==> flow/design.v <==
module dffhr (d, r, clk, q);
  parameter WIDTH = 1;
  input 			r;
  input 			clk;
  input 	[WIDTH-1:0] 	d;
  output 	[WIDTH-1:0] 	q;
  reg 		[WIDTH-1:0] 	q;
  always @ (posedge clk) 
    if ( r ) 
      q <= {WIDTH{1'b0}};
    else
      q <= d;
endmodule  
module sha1_round (cv_in, w, round, cv_out);
   input [159:0] cv_in;
   input [31:0]  w;
   input [6:0]   round;
   output [159:0] cv_out;
   reg [31:0]     k;
   reg [31:0]     f;
   wire [31:0]    a_shift;
   wire [31:0]    b_shift;
   wire [31:0]    add_result;
   wire [31:0]    a = cv_in[159:128];
   wire [31:0]    b = cv_in[127:96];
   wire [31:0]    c = cv_in[95:64];
   wire [31:0]    d = cv_in[63:32];
   wire [31:0]    e = cv_in[31:0];
   always @(round)
     begin
        k = 32'd0;
        if ((round >= 7'd0) && (round <= 7'd19))
          k = 32'h5A827999;
        if ((round >= 7'd20) && (round <= 7'd39))
          k = 32'h6ED9EBA1;
        if ((round >= 7'd40) && (round <= 7'd59))
          k = 32'h8F1BBCDC;
        if ((round >= 7'd60) && (round <= 7'd79))
          k = 32'hCA62C1D6;
     end  
   always @(round or b or c or d)
     begin
        f = 32'd0;
        if ((round >= 7'd0) && (round <= 7'd19))
          f = ((b & c) | (~b & d));
        if ((round >= 7'd20) && (round <= 7'd39))
          f = (b ^ c ^ d);
        if ((round >= 7'd40) && (round <= 7'd59))
          f = ((b & c) | (b & d) | (c & d));
        if ((round >= 7'd60) && (round <= 7'd79))
          f = (b ^ c ^ d);
     end  
   assign a_shift = {a[26:0], a[31:27]};
   assign b_shift = {b[1:0], b[31:2]};
   assign add_result = (a_shift + ((f + k) + (e + w)));
   assign cv_out = {add_result, a, b_shift, c, d};
endmodule  
module sha1_exec(clk, reset, start, data_in, load_in, cv, 
  use_prev_cv, busy, out_valid, cv_next);
   input clk, reset;     
   input start;
   input [31:0] data_in;
   input load_in;
   input [159:0] cv;
   input use_prev_cv;
   output        busy;
   output        out_valid;
   output [159:0] cv_next;  
   reg            busy;         
   reg            out_valid;    
   reg [6:0]      rnd_cnt_d;    
   wire [6:0]     rnd_cnt_q;    
   wire [159:0]   rnd_d;        
   wire [159:0]   rnd_q;
   wire [159:0]   sha1_round_wire;   
   wire [159:0]   cv_d;         
   wire [159:0]   cv_q;         
   wire [159:0]   cv_next_d;    
   wire [159:0]   cv_next_q;
   parameter      IDLE = 2'b00;
   parameter      CALC = 2'b01;
   parameter      VALID_OUT = 2'b10;
   parameter      VALID_OUT2 = 2'b11;
   wire [1:0]     state; 
   reg [1:0]      next_state;
   wire [511:0]   w_d;
   wire [511:0]   w_q;
   wire [511:0]   w_temp;
   wire [31:0]    w;    
   wire [31:0]    w_gen_temp = w_temp[511:480] ^ w_temp[447:416] ^ 
                  w_temp[255:224] ^ w_temp[95:64];  
   wire [31:0]    w_gen = {w_gen_temp[30:0], w_gen_temp[31]};
   assign         w_d = ((load_in == 1'b1) ? w_temp :
                  ((rnd_cnt_q < 7'd15) ? w_temp : 
                  {w_gen, w_temp[479:0]}));
   assign w_temp = (state == CALC) ? {w_q[479:0], w_q[511:480]} : 
     ((load_in == 1'b1) ? {w_q[479:0], data_in} : w_q);
   assign w = w_q[511:480];
   sha1_round sha1_round(.cv_in(rnd_q), .w(w), .round(rnd_cnt_q),
                           .cv_out(sha1_round_wire));
   assign         rnd_d = ((state == CALC) ? sha1_round_wire : 
     (use_prev_cv == 1'b1) ? cv_next_q : cv);
   assign         cv_d = ((state == CALC) ? cv_q : 
     (use_prev_cv == 1'b1) ? cv_next_q : cv);
   assign         cv_next_d = (state == VALID_OUT) ? 
                                ({cv_q[159:128] + rnd_q[159:128],
                                  cv_q[127:96] + rnd_q[127:96],
                                  cv_q[95:64] + rnd_q[95:64],
                                  cv_q[63:32] + rnd_q[63:32],
                                  cv_q[31:0] + rnd_q[31:0]}) :
                                  (cv_next_q);
   assign         cv_next = cv_next_q;
   always @(state or start or rnd_cnt_q)
     begin
        out_valid = 1'b0;       
        busy = 1'b0;
        rnd_cnt_d = 7'b0000000;
        case (state)
          IDLE : begin
             out_valid = 1'b0;
             rnd_cnt_d = 7'b0000000;
             if (start) begin
                busy = 1'b1;
                next_state = CALC;
             end
             else begin
                busy = 1'b1;
                next_state = IDLE;
             end
          end  
          CALC : begin
             busy = 1'b1;
             out_valid = 1'b0;
             if (start) begin
                next_state = IDLE;
                rnd_cnt_d = 7'd0000000;
             end
             else if (rnd_cnt_q == 7'd79) begin
                next_state = VALID_OUT;
                rnd_cnt_d = 7'd0000000;
             end
             else begin
                next_state = CALC;
                rnd_cnt_d = rnd_cnt_q + 7'd0000001;
             end
          end  
          VALID_OUT : begin
             busy = 1'b1;
             out_valid = 1'b0;       
             if (start) begin
                next_state = IDLE;
                rnd_cnt_d = 7'd0000000;
             end else begin
                next_state = VALID_OUT2;
             end
          end     
          VALID_OUT2 : begin
             busy = 1'b0;
             out_valid = 1'b1;
             if (start) begin
                next_state = CALC;
             end
             else begin
                next_state = IDLE;
             end
          end
          default : begin
             next_state = IDLE;
          end
        endcase
     end          
   dffhr #(7) rnd_cnt_reg (.d(rnd_cnt_d), .q(rnd_cnt_q),
                           .clk(clk), .r(reset));
   dffhr #(2) state_reg (.d(next_state), .q(state), 
                         .clk(clk), .r(reset)); 
   dffhr #(512) w_reg (.d(w_d), .q(w_q), .clk(clk), .r(reset));
   dffhr #(160) cv_reg (.d(cv_d), .q(cv_q), .clk(clk), .r(reset));
   dffhr #(160) rnd_reg (.d(rnd_d), .q(rnd_q), .clk(clk), .r(reset));
   dffhr #(160) cv_next_reg (.d(cv_next_d), .q(cv_next_q),
                             .clk(clk), .r(reset));   
endmodule  
; From RTL to reports: sha1_exec
; The steps from the RTL of sha1_exec to its reports follow in flow order.
; Lines are those of the file above, counted from 1.
; Operators carry their Yosys type and port widths (W data, S select, Z words).
; Library cell names are shortened.
; Not given: n/a
[setup]
design = sha1_exec
clock = clk
library = sky130hd
lib_corner = tt_025C_1v80

; Word level
; Source: Yosys, flattened and elaborated, memories not mapped. Widths are those after wreduce; folded enables and synchronous resets count as part of the registers. Registers that Yosys merges into a memory's read port (data or address) are not register bits. Print and check cells do not count. Equal cells are merged and count once.
[bits]
regBits = 1001
clocked_rd_ports_x_width = 0
rom_bits = 0
output_inout_bits = 162
latchBits = 0
ram_bits = 0
word_cells = 74
n_memories = 0
[classes]
shifts = 0
n_reduce_logical = 8
logic = 13
add_sub_neg = 10
n_div = 0
n_mux = 24
eq_ne = 4
mul = 0
n_cmp = 9
[ops]
columns = cell, count
row1 = $mux W512, 4
row2 = $mux W160, 2
row3 = $add A32 B32 Y32, 9
row4 = $mux W32, 6
row5 = $xor A32 B32 Y32, 5
row6 = $and A32 B32 Y32, 4
row7 = $or A32 B32 Y32, 3
row8 = $mux W31, 2
row9 = $not A32 Y32, 1
row10 = $ge A7 B6 Y1 const B, 2
row11 = $le A7 B6 Y1 const B, 2
row12 = $pmux W7 S2, 1
row13 = $mux W7, 2
row14 = $add A7 B1 Y7 const B, 1
row15 = $ge A7 B1 Y1 const B, 1
row16 = $lt A7 B4 Y1 const B, 1
row17 = $ge A7 B5 Y1 const B, 1
row18 = $le A7 B5 Y1 const B, 1
row19 = $le A7 B7 Y1 const B, 1
row20 = $eq A7 B7 Y1 const B, 1
row21 = $reduce_or A3 Y1, 2
row22 = $pmux W2 S3, 1
row23 = $mux W2, 3
row24 = $logic_and A1 B1 Y1, 4
row25 = $eq A2 B2 Y1 const B, 2
row26 = $pmux W1 S2, 2
row27 = $eq A2 B1 Y1 const B, 1
row28 = $logic_not A2 Y1, 1
; Other operator kinds: 2; their cells: 2.

; Depth
; Yosys ltp: most cells in a row. Word level: on the elaborated netlist, between registers, memories and ports. Mapped: between sequential cells and ports; inverters and the memories' decode and read muxes count.
[depth]
ltp_word = 11
abc_area = 0
depth_mapped = 29
depth_no_buf = 26

; Netlist
; Source: synth_stat.txt of the flow (Yosys; design flattened, memories mapped). It holds for the ABC_AREA given above (unset counts as 0); a run with the other value may have another netlist.
; The area totals of this step are shown rounded.
[mapped]
area_um2 = 50900
cell_count = 6207
ffs = 1003
n_buf = 360
sequential_area_um2 = 20100
[by_type]
columns = cell, count, area_total_um2
row1 = dfxtp_1, 1003, 2.01E+04
row2 = a21oi_1, 966, 4.83E+03
row3 = nand2_1, 1157, 4.34E+03
row4 = fa_1, 126, 2.52E+03
row5 = ha_1, 192, 2.4E+03
row6 = xnor2_1, 197, 1.73E+03
row7 = inv_1, 435, 1.63E+03
row8 = mux2_2, 141, 1.59E+03
row9 = nor2_1, 393, 1.48E+03
row10 = clkbuf_1, 338, 1.27E+03
row11 = o21bai_1, 160, 1.2E+03
row12 = xor2_1, 124, 1.09E+03
row13 = o21ai_0, 196, 980.941
row14 = mux2i_1, 97, 970.931
row15 = a21o_1, 71, 533.011
row16 = a211oi_1, 69, 517.997
row17 = nor2b_1, 57, 356.592
row18 = a311oi_1, 39, 341.578
; Other cell types: 60; their cells: 446.
; The figures by module come from a second, unflattened synthesis with its own total; it is not the netlist above.
[unflattened]
cells_unflattened = 5849
area_unflattened_um2 = 55600
; Each row is one instance without its submodules.
[modules]
columns = module, instances, cells, area_um2
row1 = sha1_exec, 1, 3062, 22500
row2 = dffhr #(WIDTH=512), 1, 1081, 13700
row3 = dffhr #(WIDTH=160), 3, 337, 4310
row4 = sha1_round, 1, 677, 6220
row5 = dffhr #(WIDTH=7), 1, 14, 184
row6 = dffhr #(WIDTH=2), 1, 4, 52.6

; Timing after synthesis
; OpenSTA on the mapped netlist: ideal clock, no wires. The path of least setup slack (recovery checks aside). Input and output delay are each 20% of the period. Register names are those of the netlist, which keeps one name where synthesis merged equal registers.
[synth_timing]
path_type = flip-flop to flip-flop
startpoint = register rnd_cnt_reg.q[0]
endpoint = register rnd_reg.q[158]
path_delay_ns = 5.912
slack_ns = 2.088
clock_period_ns = 8.0
path_stages = 27
n_path_buf = 2
t_arrival_ns = 5.790
period_less_setup_slack_ns = 5.912
; "path_delay_ns" = arrival - input delay + setup time.
; "path_stages": output pins that drive a net of the path, with the launching flip-flop's if there is one; two outputs of one cell count as two.
; "period_less_setup_slack_ns" is the clock period less the worst setup slack; recovery checks do not enter. This is arithmetic on one report: input and output delays are still those of the set period (20% each).
; Between the ends stands the longest chain of elaborated cells between them, by number of cells; it is not shown to be the way that was timed. Of several equally long chains one is given.
; Each line given opens the expression or statement behind the cell; cells for indexed reads and writes are added by Yosys, which also makes memories of some case tables.
[synth_via]
path_cell_list = dfxtp_1 ha_1 a21oi_1 nand2_1 a32o_1 clkbuf_1 nand2b_1 clkbuf_1 a221o_1 o21ai_0 fa_1 inv_1 fa_1 inv_1 fa_1 inv_1 ha_1 a211o_1 a2111oi_0 o211a_1 a211oi_1 o21a_1 o21ai_0 a21oi_1 a21oi_1 nand4_1 o311a_1
elab_chain_cells = 10
[synth_rtl]
columns = item, line
row1 = start: declaration, 6  ; output [WIDTH-1:0] q;
row2 = start: assignment, 10  ; q <= {WIDTH{1'b0}};
row3 = start: assignment, 12  ; q <= d;
row4 = $ge A7 B1 Y1, 44  ; if ((round >= 7'd0) && (round <= 7'd19))
row5 = $logic_and A1 B1 Y1, 44
row6 = $mux W32, 44
row7 = $mux W32, 46  ; if ((round >= 7'd20) && (round <= 7'd39))
row8 = $mux W32, 48  ; if ((round >= 7'd40) && (round <= 7'd59))
row9 = $mux W32, 50  ; if ((round >= 7'd60) && (round <= 7'd79))
row10 = $add A32 B32 Y32 x3, 55  ; assign add_result = (a_shift + ((f + k) + (e + w)));
row11 = $mux W160, 101  ; assign         rnd_d = ((state == CALC) ? sha1_round_wire :
row12 = end: assignment, 10
row13 = end: assignment, 12
row14 = end: declaration, 6

; Worst path after layout
; From the final timing report of run 2: the path of least setup slack in the routed layout; clock arrival at registers is part of the times.
[layout_timing]
path_type = flip-flop to flip-flop
startpoint = register rnd_cnt_reg.q[2]
endpoint = register rnd_reg.q[148]
clock_period_ns = 6.97
path_stages = 25
slack_ns = 0.40
t_arrival_ns = 7.20
n_path_buf = 1
; Between the ends stands the longest chain of elaborated cells between them, by number of cells; it is not shown to be the way that was timed. Of several equally long chains one is given.
[layout_via]
path_cell_list = dfxtp_1 nand3_1 a21oi_1 nand2_1 a32o_1 nand2b_1 buf_4 a221oi_1 nor2_1 fa_1 fa_1 inv_1 fa_1 inv_1 ha_1 o21a_1 a2111oi_0 o211a_1 o21ai_0 a31oi_1 o21ai_0 a21oi_1 xnor2_1 nand2_1 a21oi_1
elab_chain_cells = 10
[layout_rtl]
columns = item, line
row1 = start: declaration, 6  ; output [WIDTH-1:0] q;
row2 = start: assignment, 10  ; q <= {WIDTH{1'b0}};
row3 = start: assignment, 12  ; q <= d;
row4 = $ge A7 B1 Y1, 44  ; if ((round >= 7'd0) && (round <= 7'd19))
row5 = $logic_and A1 B1 Y1, 44
row6 = $mux W32, 44
row7 = $mux W32, 46  ; if ((round >= 7'd20) && (round <= 7'd39))
row8 = $mux W32, 48  ; if ((round >= 7'd40) && (round <= 7'd59))
row9 = $mux W32, 50  ; if ((round >= 7'd60) && (round <= 7'd79))
row10 = $add A32 B32 Y32 x3, 55  ; assign add_result = (a_shift + ((f + k) + (e + w)));
row11 = $mux W160, 101  ; assign         rnd_d = ((state == CALC) ? sha1_round_wire :
row12 = end: assignment, 10
row13 = end: assignment, 12
row14 = end: declaration, 6

; Settings and measured results of 6 stored flow runs for module sha1_exec (sky130hd), not sorted in any way. The constraints put input and output delay at 20% of the set period each and load the outputs with 0.01 pF.
; "achieved_clock_period_ns" means the clock period less the worst setup slack. The figure is calculated, with input and output delays left at 20% of the set period.
; "critical_path_time_ns" = time allowed to the worst setup path (clock period - input delay - output delay, where it has them) - its slack; a late launch clock adds to it, a late capture clock takes from it.
; By "design_power_uw" is meant OpenSTA's value without simulated activity: inputs other than the clock are taken to toggle once in ten clock periods, and the tool carries that through the logic.
; Values from the reports are rounded here.

[run 1: settings]
ABC_AREA = 1
CELL_PAD_IN_SITES_DETAIL_PLACEMENT = 2
CORE_ASPECT_RATIO = 0.82
CORE_UTILIZATION = 46
CTS_CLUSTER_DIAMETER = 395
CTS_CLUSTER_SIZE = 61
GPL_ROUTABILITY_DRIVEN = 1
GPL_TIMING_DRIVEN = 1
HOLD_SLACK_MARGIN = -0.06
MIN_ROUTING_LAYER = met2
PLACE_DENSITY_LB_ADDON = 0.3
SLEW_MARGIN = 40
TNS_END_PERCENT = 15
period_ns = 4.33
CAP_MARGIN = 20
CORE_MARGIN = 2
[run 1: results]
outcome = no final report: placement broke off with DPL-0033

[run 2: settings]
SETUP_SLACK_MARGIN = -0.33
period_ns = 6.97
CAP_MARGIN = 20
CORE_MARGIN = 2
CORE_UTILIZATION = 40
SLEW_MARGIN = 20
[run 2: results]
design_power_uw = 14300
utilization_pct = 47.1
finish.stdcell_area_um2 = 59400
setup_ws_ns = 0.395
achieved_clock_period_ns = 6.575
ws_hold_ns = 0.448
setupTns_ns = 0.000
critical_path_time_ns = 6.57
critical_path_type = flip-flop to flip-flop
synth_area_um2 = 50900
die_area_um2 = 130000

[run 3: settings]
ABC_AREA = 1
CORE_ASPECT_RATIO = 0.85
CORE_MARGIN = 7
CORE_UTILIZATION = 40
CTS_CLUSTER_DIAMETER = 43
PLACE_DENSITY = 0.94
SETUP_SLACK_MARGIN = -0.63
TNS_END_PERCENT = 10
period_ns = 9.55
CAP_MARGIN = 20
SLEW_MARGIN = 20
[run 3: results]
design_power_uw = 12200
utilization_pct = 47.0
finish.stdcell_area_um2 = 61100
setup_ws_ns = 3.38
achieved_clock_period_ns = 6.172
ws_hold_ns = 0.408
setupTns_ns = 0.000
critical_path_time_ns = 6.17
critical_path_type = flip-flop to flip-flop
synth_area_um2 = 52300
die_area_um2 = 141000

[run 4: settings]
CAP_MARGIN = 20
CORE_ASPECT_RATIO = 0.88
CORE_UTILIZATION = 29
CTS_CLUSTER_DIAMETER = 136
GPL_ROUTABILITY_DRIVEN = 0
MAX_ROUTING_LAYER = met4
MIN_ROUTING_LAYER = met1
PLACE_DENSITY = 0.82
SETUP_SLACK_MARGIN = 0.11
SLEW_MARGIN = 0
period_ns = 6.96
CORE_MARGIN = 2
[run 4: results]
design_power_uw = 14400
utilization_pct = 34.4
finish.stdcell_area_um2 = 60200
setup_ws_ns = 0.483
achieved_clock_period_ns = 6.477
ws_hold_ns = 0.425
setupTns_ns = 0.000
critical_path_time_ns = 6.48
critical_path_type = flip-flop to flip-flop
synth_area_um2 = 50900
die_area_um2 = 179000

[run 5: settings]
CORE_UTILIZATION = 23
period_ns = 6.97
CAP_MARGIN = 20
CORE_MARGIN = 2
SLEW_MARGIN = 20
[run 5: results]
design_power_uw = 14400
utilization_pct = 27.8
finish.stdcell_area_um2 = 61200
setup_ws_ns = 0.413
achieved_clock_period_ns = 6.557
ws_hold_ns = 0.423
setupTns_ns = 0.000
critical_path_time_ns = 6.56
critical_path_type = flip-flop to flip-flop
synth_area_um2 = 50900
die_area_um2 = 225000

[run 6: settings]
CAP_MARGIN = 20
CORE_ASPECT_RATIO = 1.88
CORE_UTILIZATION = 36
CTS_CLUSTER_DIAMETER = 38
GPL_ROUTABILITY_DRIVEN = 1
PLACE_DENSITY_LB_ADDON = 0.28
SETUP_SLACK_MARGIN = 0.58
SLEW_MARGIN = 15
period_ns = 8.13
CORE_MARGIN = 2
[run 6: results]
design_power_uw = 12700
utilization_pct = 42.5
finish.stdcell_area_um2 = 59800
setup_ws_ns = 1.32
achieved_clock_period_ns = 6.814
ws_hold_ns = 0.426
setupTns_ns = 0.000
critical_path_time_ns = 6.81
critical_path_type = flip-flop to flip-flop
synth_area_um2 = 50900
die_area_um2 = 145000
